==> flow/design.v <==
`timescale 1ns / 1ps
module clock_div  #(
	parameter int COUNT_VAL = 1)(
    input logic clock,
    input logic reset,
    output logic div_clock,
    output logic tick
    );
logic [$clog2(COUNT_VAL):0] count;
localparam COUNT_VAL_n = COUNT_VAL / 2;
assign tick = (count == COUNT_VAL_n - 1) && (div_clock == 1'b0);
always_ff @(posedge clock or posedge reset)
    begin
        if(reset) begin
           count <= 'b0;
           div_clock <= 'b0;
         end
         else if (count == COUNT_VAL_n -1) begin
           count <= 'b0;
           div_clock <= ~div_clock;
         end
         else begin
           count <= count +1;
           div_clock <= div_clock; 
         end
    end
endmodule
`timescale 1ns / 1ps
module vga_controller #( 
    parameter h_actv_pixel = 640,
    parameter h_sync_pulse = 96,
    parameter h_back_porch = 48,
    parameter h_front_porch = 16,
    parameter h_sync_pol = 0,
    parameter v_actv_pixel = 480,
    parameter v_sync_pulse = 2,
    parameter v_back_porch = 33,
    parameter v_front_porch = 10,
    parameter v_sync_pol = 0    
)(
    input logic clk,    
    input logic ce,     
    input logic reset,  
    output logic h_sync,  
    output logic v_sync,  
    output logic [11:0] h_counter_out,  
    output logic [11:0] v_counter_out,  
    output logic disp_enable   
    );
    localparam v_tot_pixel = v_sync_pulse + v_back_porch + v_actv_pixel + v_front_porch;
    localparam h_tot_pixel = h_sync_pulse + h_back_porch + h_actv_pixel + h_front_porch;
    localparam beg_of_v_sync = v_actv_pixel + v_front_porch ;
    localparam end_of_v_sync = v_sync_pulse + v_actv_pixel + v_front_porch -1 ;
    localparam beg_of_h_sync = h_actv_pixel + h_front_porch ;
    localparam end_of_h_sync = h_sync_pulse + h_actv_pixel + h_front_porch -1 ;
    logic [11:0]  v_counter;
    logic [11:0]  h_counter;
    always_ff @(posedge clk or  posedge reset )begin
        if (reset)begin     
            v_counter <= 0;  
            h_counter <= 0;
            h_sync <= ~h_sync_pol;
            v_sync <= ~v_sync_pol;
            h_counter_out <= 0;
            v_counter_out <= 0;
        end
        else if (ce) begin
            h_counter_out <= h_counter;
            v_counter_out <= v_counter;
            if (h_counter < (h_tot_pixel-1))begin
                h_counter <= h_counter + 1 ;
            end
            else begin
                h_counter <= 0;
                if (v_counter < (v_tot_pixel -1))
                    v_counter <= v_counter + 1 ;
                else 
                    v_counter <= 0;
            end
            if(h_counter >= beg_of_h_sync && h_counter <= end_of_h_sync)begin
                h_sync <= h_sync_pol; 
            end           
            else begin
                h_sync <= ~h_sync_pol;
            end
            if (v_counter >= beg_of_v_sync && v_counter <= end_of_v_sync)
                v_sync <= v_sync_pol;
            else
                v_sync <= ~v_sync_pol;
        end
    end 
    always_ff @(posedge clk or  posedge reset)begin
        if(reset)begin
            disp_enable <= 0;
        end
        else if (ce) begin
            if ((v_counter <= v_actv_pixel-1) & (h_counter <= h_actv_pixel-1) )
                disp_enable <= 1;
            else 
                disp_enable <= 0; 
            end
    end
endmodule
`timescale 1ns / 1ps
module line_drawer(
    input logic [11:0] nx0,ny0,nx1,ny1,
    input logic  disp_en,
    input logic [11:0] v_cntr,
    input logic [11:0] h_cntr,
    input logic clk,
    input logic ce,
    input logic rst, 
    input logic Vsync,
    output logic [11:0] y, x
    );
    logic [11:0] x0;
    logic [11:0] y0;
    logic [11:0] x1;
    logic [11:0] y1;
    logic [11:0] n,w;
    logic [11:0] w0,n0,w1,n1;
    localparam logic [1:0] set_drawer = 2'd0;
    localparam logic [1:0] loop_drawer = 2'd1;
    localparam logic [1:0] low_high = 2'd2;
    localparam logic [1:0] reset_state = 2'd3;
    logic [1:0] drw_s;  
    logic [11:0] dw,dn;
    int  D;
    localparam int offset_D = 32'hffff;
    logic [11:0] w_cntr;
    logic low_or_high;   
    logic n_dir ; 
    always_ff @(posedge clk or posedge rst)begin
            if(rst)begin
                x0 <= 12'd2;
                y0 <= 12'd7;
                x1 <= 12'd9;
                y1 <= 12'd2;
                w0 <= 'd0;
                n0 <= 'd0;
                w1 <= 'd0;
                n1 <= 'd0;
                n <= 'd0;
                w <= 'd0;
                dw <= 'd0;
                dn <= 'd0;
                D <= 0;
                n_dir <= 1'b0;
                low_or_high <= 1'b0;
                x <= 12'hfff;
                y <= 12'hfff;
                w_cntr <= 'd0;
                drw_s <= low_high;
            end 
            else if (ce) begin
                case(drw_s) 
                    low_high:begin
                                if(x0 >  x1 && y0 > y1 )begin
                                    if((x0 - x1) > (y0 - y1))begin
                                        low_or_high <= 1'b1 ;
                                    end
                                    else begin
                                        low_or_high <= 1'b0 ;
                                    end
                                end
                                else if(x0 >  x1 && y0 < y1 )begin
                                    if((x0 - x1) > (y1 - y0))begin
                                        low_or_high <= 1'b1 ;
                                    end
                                    else begin
                                        low_or_high <= 1'b0 ;
                                    end
                                end
                                else if(x0 <  x1 && y0 > y1 )begin
                                    if((x1 - x0) > (y0 - y1))begin
                                        low_or_high <= 1'b1 ;
                                    end
                                    else begin
                                        low_or_high <= 1'b0 ;
                                    end
                                end
                                else if(x0 <  x1 && y0 < y1 )begin
                                    if((x1 - x0) > (y1 - y0))begin
                                        low_or_high <= 1'b1 ;
                                    end
                                    else begin
                                        low_or_high <= 1'b0 ;
                                    end
                                end 
                                drw_s <= set_drawer;                                                                                            
                            end
                    set_drawer:begin
                                    if(low_or_high == 1'b1)begin  
                                        if(x0 > x1)begin 
                                            {w0, n0, w1, n1} <= {x1,y1,x0,y0}; 
                                            dw <= x0 - x1;
                                            if(y0 > y1) begin
                                                dn <= y0 - y1;
                                                D <= 2*(y0 - y1) - (x0 - x1) + offset_D; 
                                                n_dir <= 1'b0;  
                                            end
                                            else begin
                                                dn <= y1 - y0;
                                                D <= 2*(y1 - y0) - (x0 - x1) + offset_D; 
                                                n_dir <= 1'b0;  
                                            end
                                            n <= y1;
                                            w <= x1; 
                                            w_cntr <= 'd0;
                                            drw_s <= loop_drawer;
                                        end
                                        else begin
                                            {w0, n0, w1, n1} <= {x0,y0,x1,y1}; 
                                            dw <= x1 - x0;
                                            if(y1 > y0) begin
                                                dn <= y1 - y0;
                                                D <= 2*(y1 - y0) - (x1 - x0) + offset_D;
                                                n_dir <= 1'b1;  
                                            end
                                            else begin
                                                dn <= y0 - y1;
                                                D <= 2*(y0 - y1) - (x1 - x0) + offset_D;
                                                n_dir <= 1'b0;  
                                            end
                                            n <= y0;
                                            w <= x0; 
                                            w_cntr <= 'd0;
                                            drw_s <= loop_drawer;
                                        end
                                    end
                                    else begin     
                                        if(y0 > y1)begin 
                                           {w0, n0, w1, n1} <= {y1,x1,y0,x0}; 
                                           dw <= y0 - y1; 
                                           if(x0 > x1) begin
                                               dn <= x0 - x1;
                                               n_dir <= 1'b0;  
                                               D <= 2*(x0 - x1) - (y0 - y1) + offset_D;
                                           end
                                           else begin
                                               dn <= x1 - x0;
                                               n_dir <= 1'b1;  
                                               D <= 2*(x1 - x0) - (y0 - y1) + offset_D;
                                           end
                                           n <= x0;
                                           w <= y1; 
                                           w_cntr <= 'd0;
                                           drw_s <= loop_drawer;
                                        end
                                        else begin  
                                            {w0, n0, w1, n1} <= {y0,x0,y1,x1}; 
                                            dw <= y1 - y0;
                                            if(x0 > x1) begin
                                              dn <= x0 - x1;
                                              n_dir <= 1'b0;  
                                              D <= 2*(x0 - x1) - (y1 - y0) + offset_D;
                                            end
                                            else begin
                                              dn <= x1 - x0;
                                              n_dir <= 1'b1;  
                                              D <= 2*(x1 - x0) - (y1 - y0) + offset_D;
                                            end
                                            n <= x0;
                                            w <= y0; 
                                            w_cntr <= 'd0;
                                            drw_s <= loop_drawer;
                                        end
                                    end
                                end
                    loop_drawer:begin
                                    if(low_or_high == 1'b1)
                                        {x,y} <= {w,n};
                                    else
                                        {x,y} <= {n,w};
                                    if(  (low_or_high == 1'b1) && (h_cntr +1 == w0 + w_cntr) ||    ((low_or_high == 1'b0) && (v_cntr == w0 + w_cntr && h_cntr > n ) ))begin  
                                        w_cntr <= w_cntr + 1;  
                                        w <= w + 1;
                                        if( D > (12'd0 + offset_D) )begin   
                                            if(n_dir == 1'b0)begin 
                                                n <= n - 1;
                                            end
                                            if(n_dir == 1'b1)begin 
                                                n <= n + 1; 
                                            end
                                            D <= D - 2*dw  + 2*dn;
                                        end
                                        else begin
                                        D <= D + 2*dn;
                                        end
                                    end 
                                    if(((low_or_high == 1'b1) && (w_cntr + w0 == w1)) ||    ((low_or_high == 1'b0) && (w_cntr + w0 == w1+1))) begin  
                                        w_cntr <= 'd0; 
                                        n <= n0;
                                        w <= w0;
                                        drw_s <= set_drawer;   
                                    end
                                end
                endcase        
                if(x0 != nx0 || y0 != ny0 || x1 != nx1 || y1 != ny1)begin
                    {x0, y0, x1, y1} <= {nx0, ny0, nx1, ny1};
                    drw_s <= low_high;
                end
            end
        end
endmodule
`timescale 1ns / 1ps
module drawing_line_top(
    input logic clk,
    input logic rst,
    output logic Hsync,
    output logic Vsync,
    output logic [3:0] vgaRed,
    output logic [3:0] vgaGreen,
    output logic [3:0] vgaBlue,
    input logic [11:0] x0,y0,x1,y1,
    output logic disp_en,
    output logic vga_clk,
    output logic [11:0] v_cntr, h_cntr
    );
    logic  vga_clk_buff;
    logic  vga_ce;
    clock_div#(4) vga_clk_mod(.clock(clk), .reset(rst), .div_clock(vga_clk_buff), .tick(vga_ce) ); 
    logic [11:0] v_cntr_buff, h_cntr_buff;
    logic Hsync_buff, Vsync_buff, disp_en_buff;   
    vga_controller#(
         .h_actv_pixel(50), 
         .h_sync_pulse(2),
         .h_back_porch(1),
         .h_front_porch(3),
         .h_sync_pol(0),
         .v_actv_pixel(60),
         .v_sync_pulse(1),
         .v_back_porch(1),
         .v_front_porch(1),
         .v_sync_pol(0)
    ) vgatxt(.clk(clk), .ce(vga_ce), .reset(rst), .h_sync(Hsync_buff), .v_sync(Vsync_buff), .h_counter_out(h_cntr_buff), .v_counter_out(v_cntr_buff), .disp_enable(disp_en_buff));
    logic [11:0] pix_y,pix_x;  
    line_drawer drw1(.nx0(x0), .nx1(x1),.disp_en(disp_en_buff), .rst(rst), .Vsync(Vsync_buff), .ny0(y0), .ny1(y1), .v_cntr(v_cntr_buff), .h_cntr(h_cntr_buff), .clk(clk), .ce(vga_ce), .y(pix_y), .x(pix_x)); 
    logic [3:0] red_r, green_r, blue_r;  
    assign {vgaRed, vgaGreen, vgaBlue} = {red_r, green_r, blue_r}; 
    always_ff @(posedge clk or posedge rst)begin
        if (rst) begin
            {red_r, green_r, blue_r} <= {4'b0 ,4'b0 , 4'b0};
        end
        else if (vga_ce) begin
            if (( (h_cntr_buff == pix_x && v_cntr_buff == pix_y ))&& disp_en_buff == 1'b1 )begin
                {red_r, green_r, blue_r} <= {4'hf,4'b0,4'b0};
            end  
            else if (disp_en_buff == 1'b1) begin
                {red_r, green_r, blue_r} <= {4'b1111,4'b1111,4'b1111};
            end
            else begin
                {red_r, green_r, blue_r} <= {4'b0 ,4'b0 , 4'b0}; 
            end
        end
    end
    assign vga_clk = vga_clk_buff;
    always_ff @(posedge clk or posedge rst)begin
        if (rst) begin
            v_cntr <= 12'd0;
            h_cntr <= 12'd0;
            Vsync <= 1'b1;
            Hsync <= 1'b1;
            disp_en <= 1'b0;
        end
        else if (vga_ce) begin
            v_cntr <= v_cntr_buff;
            h_cntr <= h_cntr_buff;
            Vsync <= Vsync_buff;
            Hsync <= Hsync_buff;
            disp_en <= disp_en_buff;
        end
    end
endmodule
Reports on drawing_line_top
The steps from the RTL of drawing_line_top to its reports follow in flow order.
Lines are those of the file above, counted from 1.
Library cell names are shortened.
Not given: -
- top module: drawing_line_top
- clock input: clk
- standard-cell library: sky130hd
- timing corner: tt_025C_1v80

Word-level counts
Source: Yosys, flattened and elaborated, memories not mapped. Widths are those after wreduce. Registers that Yosys merges into a memory's read port (data or address) are not register bits. Print and check cells do not count.
- noted register bits: 294
- input bits: 50
- elaborated cells at 207
- output and inout bits at 40
- magnitude comparators: 19
- noted add/subtract/negate cells: 38
- equality and inequality tests at 17
- noted bitwise operators: 4
- reduce/logical cells: 32
- muxes and demuxes: 63
- operators with widths (operator ; number):
    12-bit two-way mux ; 28
    32-bit two-way mux ; 9
    32-bit by 16-bit adder with 32-bit output (second input constant) ; 8
    32-bit subtractor ; 8
    12-bit > comparator ; 8
    12-bit case mux with 2-bit select ; 3
    32-bit by 13-bit adder with 32-bit output ; 2
    32-bit == test ; 2
    32-bit case mux with 2-bit select ; 1
    12-bit by 1-bit adder with 12-bit output (second input constant) ; 5
    12-bit by 12-bit subtractor with 13-bit output ; 4
    12-bit subtractor ; 4
    12-bit == test ; 4
    12-bit != test ; 4
    12-bit by 6-bit less-or-equal comparator with 1-bit output (second input constant) ; 4
    32-bit by 13-bit subtractor with 32-bit output ; 1
    32-bit by 16-bit > comparator with 1-bit output (second input constant) ; 1
    12-bit by 1-bit adder with 13-bit output (second input constant) ; 2
    12-bit less-than comparator ; 2
    12-bit by 6-bit greater-or-equal comparator with 1-bit output (second input constant) ; 2
    12-bit by 6-bit less-than comparator with 1-bit output (second input constant) ; 2
    1-bit two-way mux ; 15
    1-bit logical AND ; 14
    12-bit by 12-bit adder with 13-bit output ; 1
    12-bit by 1-bit subtractor with 12-bit output (second input constant) ; 1
    12-bit adder ; 1
    3-bit AND reduction ; 4
    4-bit two-way mux ; 3
Not listed: further kinds 17, cells in them 30.

Depth
Depth = most cells in a row (Yosys ltp): at word level without a register or memory, in the mapped netlist without a sequential cell, where the memories' decode and read muxes count.
- noted depth after elaboration: 8
- ABC_AREA at 0
- noted gate-level depth with buffers: 25
- gate-level depth less buffers: 24

After synthesis
The flow's flattened synthesis, as Yosys stat reports it; memories are mapped. The netlist is that of the ABC_AREA named above (0 if unset); the other value can give another one.
The area totals of this step are shown rounded.
- cells by type (type ; number ; area in all (µm²)):
    dfrtp_1 ; 253 ; 6.33E+03
    ha_1 ; 363 ; 4.54E+03
    nand2_1 ; 556 ; 2.09E+03
    xnor2_1 ; 215 ; 1.88E+03
    o21ai_0 ; 328 ; 1.64E+03
    a21oi_1 ; 264 ; 1.32E+03
    nor2_1 ; 291 ; 1.09E+03
    xor2_1 ; 114 ; 998.458
    dfstp_2 ; 36 ; 945.907
    inv_1 ; 229 ; 859.574
    clkbuf_1 ; 159 ; 596.822
    a21o_1 ; 79 ; 593.069
    fa_1 ; 28 ; 560.538
    o211ai_1 ; 69 ; 517.997
    a211oi_1 ; 60 ; 450.432
    mux2i_1 ; 43 ; 430.413
    nand3_1 ; 77 ; 385.37
    nand4_1 ; 55 ; 344.08
Not listed: further types 83, cells in them 696.
- buffer cells at 205
- noted mapped area: 0.03087 mm²
- flip-flop cells: 289
- noted mapped cells: 3915
- sequential part of the area: 0.007277 mm²
The figures by module come from a second, unflattened synthesis with its own total; it is not the netlist above.
- cells (unflattened synthesis): 3488
- area (unflattened synthesis) at 0.02913 mm²
Each row is one instance without its submodules.
- by module (module ; sequential area (mm²) ; instances ; cells ; area (mm²)):
    line_drawer ; 0.00517 ; 1 ; 3168 ; 0.02526
    vga_controller ; 0.001279 ; 1 ; 198 ; 0.002291
    drawing_line_top ; 0.0007282 ; 1 ; 109 ; 0.001414
    clock_div (COUNT_VAL=4) ; 0.0001001 ; 1 ; 13 ; 0.0001614

Worst setup path after synthesis
Source: OpenSTA report_checks on the synthesized netlist (no wires, ideal clock, input and output delay 20% of the period each), path of least setup slack; recovery checks are left aside. Register names are those of the netlist, which keeps one name where synthesis merged equal registers.
- path kind: flip-flop to flip-flop
- from: reg drw1.y1[1]
- to: reg drw1.D[16]
- stages: 21
- setup slack: 5202 ps
- noted path delay: 4798 ps
- noted required time: 9914 ps
- noted path buffers: 0
- arrival at 4712 ps
- noted launch time at the first pin: 0 ps
- library setup time: 86 ps
- period: 10000 ps
- noted period reached after synthesis: 4798 ps
"path delay" = arrival - input delay + setup time.
"stages" counts driving pins, that of a launching flip-flop among them; a cell with two outputs on the path counts twice.
"period reached after synthesis" = period - worst setup slack (recovery checks aside). The figure is calculated, with input and output delays left at 20% of the set period.
The rows between start and end are the longest chain of elaborated cells between them; the timing report does not say that the signal goes this way. Where chains are equally long, one stands for them.
Each line given opens the expression or statement behind the cell; cells for indexed reads and writes are added by Yosys, which also makes memories of some case tables.
At most two assigning lines are given for a register; there are more.
- cells stage by stage: dfstp_2 inv_1 ha_1 nor2b_1 o21ai_0 nand2_1 a21o_1 a21oi_1 xor2_1 ha_1 ha_1 or2_2 a21oi_1 a211oi_1 or3_1 a221oi_1 xnor2_1 a21oi_1 o21ai_0 o211ai_1 a32oi_1
- length of the longest elaborated chain: 7
- elaborated cells between the ends (all ways): 28
- classes of those cells: add/sub (18); compare (2); mux (8)
- RTL lines, path post-synthesis (item ; line ; text):
    from (decl) ; 119 ; logic [11:0] y1;
    from (assign) ; 138 ; y1 <= 12'd2;
    12-bit by 12-bit subtractor with 13-bit output ; 261 ; D <= 2*(x1 - x0) - (y1 - y0) + offset_D;
    32-bit subtractor ; 261 ;
    32-bit by 16-bit adder with 32-bit output ; 261 ;
    32-bit two-way mux ; 253 ; if(x0 > x1) begin
    32-bit two-way mux ; 232 ; if(y0 > y1)begin
    32-bit two-way mux ; 193 ; if(low_or_high == 1'b1)begin
    32-bit case mux with 2-bit select ; 156 ; case(drw_s)
    to (assign) ; 199 ; D <= 2*(y0 - y1) - (x0 - x1) + offset_D;
    to (assign) ; 204 ; D <= 2*(y1 - y0) - (x0 - x1) + offset_D;
    to (decl) ; 128 ; int  D;

Timing after layout
Path of least setup slack in the final report of entry A (OpenROAD, finished layout, wires in). Where an end is a register, its clock arrival counts in the times.
The path's times are printed in steps of 10 ps; the period is the one set.
- path kind: flip-flop to flip-flop
- from: reg drw1.x1[1]
- to: reg drw1.D[12]
- noted launch time at the first pin: 600 ps
- noted required time: 8610 ps
- arrival at 6670 ps
- period: 8110 ps
- noted path buffers: 0
- library setup time: 80 ps
- stages: 21
- setup slack: 1950 ps
The rows between start and end are the longest chain of elaborated cells between them; the timing report does not say that the signal goes this way. Where chains are equally long, one stands for them.
At most two assigning lines are given for a register; there are more.
- cells stage by stage: dfrtp_1 inv_1 ha_1 nor2b_1 o21ai_0 nand2b_1 xor2_1 inv_1 ha_1 fa_1 a21o_1 a21oi_1 o21ai_0 a31oi_1 o21bai_1 a21oi_1 xnor2_1 nor2_1 a2111oi_0 a31oi_1 a31oi_1
- length of the longest elaborated chain: 7
- elaborated cells between the ends (all ways): 27
- classes of those cells: add/sub (18); compare (1); mux (8)
- RTL lines, path post-layout (item ; line ; text):
    from (decl) ; 118 ; logic [11:0] x1;
    from (assign) ; 137 ; x1 <= 12'd9;
    12-bit by 12-bit subtractor with 13-bit output ; 261 ; D <= 2*(x1 - x0) - (y1 - y0) + offset_D;
    32-bit subtractor ; 261 ;
    32-bit by 16-bit adder with 32-bit output ; 261 ;
    32-bit two-way mux ; 253 ; if(x0 > x1) begin
    32-bit two-way mux ; 232 ; if(y0 > y1)begin
    32-bit two-way mux ; 193 ; if(low_or_high == 1'b1)begin
    32-bit case mux with 2-bit select ; 156 ; case(drw_s)
    to (assign) ; 199 ; D <= 2*(y0 - y1) - (x0 - x1) + offset_D;
    to (assign) ; 204 ; D <= 2*(y1 - y0) - (x0 - x1) + offset_D;
    to (decl) ; 128 ; int  D;

FLOW RESULTS
============

Settings and measured results of 2 stored flow runs for module drawing_line_top (sky130hd), not sorted in any way. The constraints put input and output delay at 20% of the set period each and load the outputs with 0.01 pF.
By "period achieved" is meant the clock period of the run minus its worst setup slack. This is arithmetic on one report: input and output delays are still those of the set period (20% each).
By "critical setup path time" is meant the share of the clock period that the worst setup path is allowed (20% is reserved at inputs, 20% at outputs), minus its slack. Clock arrival times at its registers enter into it.
By "power" is meant OpenSTA's value without simulated activity: inputs other than the clock are taken to toggle once in ten clock periods, and the tool carries that through the logic.
"critical setup path time" is known to 10 ps.
Results are given in rounded form.

Entry A

==> flow/run.sh <==
#!/bin/bash
# the make line also repeats the synthesis and layout settings of config.mk as NAME=value (left out here)
make -C /OpenROAD-flow-scripts/flow DESIGN_CONFIG=/design/flow/config.mk WORK_HOME=/design/flow/orfs CLKGATE_MAP_FILE= finish
==> flow/config.mk <==
export PLATFORM = sky130hd
export DESIGN_NAME = drawing_line_top
export DESIGN_NICKNAME = drawing_line_top
export VERILOG_FILES = /design/flow/design.v
export SDC_FILE = /design/flow/constraint.sdc
export NUM_CORES = 4
export LEC_CHECK = 0
export CAP_MARGIN = 20
export CELL_PAD_IN_SITES_DETAIL_PLACEMENT = 2
export CORE_ASPECT_RATIO = 0.63
export CORE_MARGIN = 2
export CORE_UTILIZATION = 36
export CTS_CLUSTER_DIAMETER = 377
export MAX_ROUTING_LAYER = met5
export PLACE_DENSITY_LB_ADDON = 0.07
export SETUP_SLACK_MARGIN = 0.47
export SLEW_MARGIN = 20
export TNS_END_PERCENT = 65
==> flow/constraint.sdc <==
create_clock -name core_clock -period 8.11 [get_ports {clk}]
set_input_delay 1.6220 -clock core_clock [delete_from_list [all_inputs] [get_ports {clk}]]
set_output_delay 1.6220 -clock core_clock [all_outputs]
set_load 0.01 [all_outputs]

Measured in entry A:
- post-synthesis cell area at 0.03087 mm²
- die outline area at 0.08816 mm²
- noted the standard-cell area after layout: 0.03431 mm²
- utilization after routing: 40.3%
- noted the worst setup slack after layout: 1946 ps
- post-route setup TNS: 0 ps
- smallest hold slack: 472 ps
- noted the power: 9.794 mW
- period achieved at 6164 ps
- critical setup path time at 6160 ps
- kind of the worst setup path: flip-flop to flip-flop

Entry B

==> flow/run.sh <==
#!/bin/bash
# the make line also repeats the synthesis and layout settings of config.mk as NAME=value (left out here)
make -C /OpenROAD-flow-scripts/flow DESIGN_CONFIG=/design/flow/config.mk WORK_HOME=/design/flow/orfs CLKGATE_MAP_FILE= finish
==> flow/config.mk <==
export PLATFORM = sky130hd
export DESIGN_NAME = drawing_line_top
export DESIGN_NICKNAME = drawing_line_top
export VERILOG_FILES = /design/flow/design.v
export SDC_FILE = /design/flow/constraint.sdc
export NUM_CORES = 4
export LEC_CHECK = 0
export ABC_AREA = 1
export CAP_MARGIN = 20
export CORE_ASPECT_RATIO = 0.58
export CORE_MARGIN = 2
export CORE_UTILIZATION = 40
export CTS_CLUSTER_SIZE = 82
export MAX_ROUTING_LAYER = met4
export SLEW_MARGIN = 20
==> flow/constraint.sdc <==
create_clock -name core_clock -period 10.0 [get_ports {clk}]
set_input_delay 2.0000 -clock core_clock [delete_from_list [all_inputs] [get_ports {clk}]]
set_output_delay 2.0000 -clock core_clock [all_outputs]
set_load 0.01 [all_outputs]

Measured in entry B:
- post-synthesis cell area at 0.03238 mm²
- die outline area at 0.08334 mm²
- noted the standard-cell area after layout: 0.03523 mm²
- utilization after routing: 44.0%
- noted the worst setup slack after layout: 3717 ps
- post-route setup TNS: 0 ps
- smallest hold slack: 467 ps
- noted the power: 6.126 mW
- period achieved at 6283 ps
- critical setup path time at 6280 ps
- kind of the worst setup path: flip-flop to flip-flop
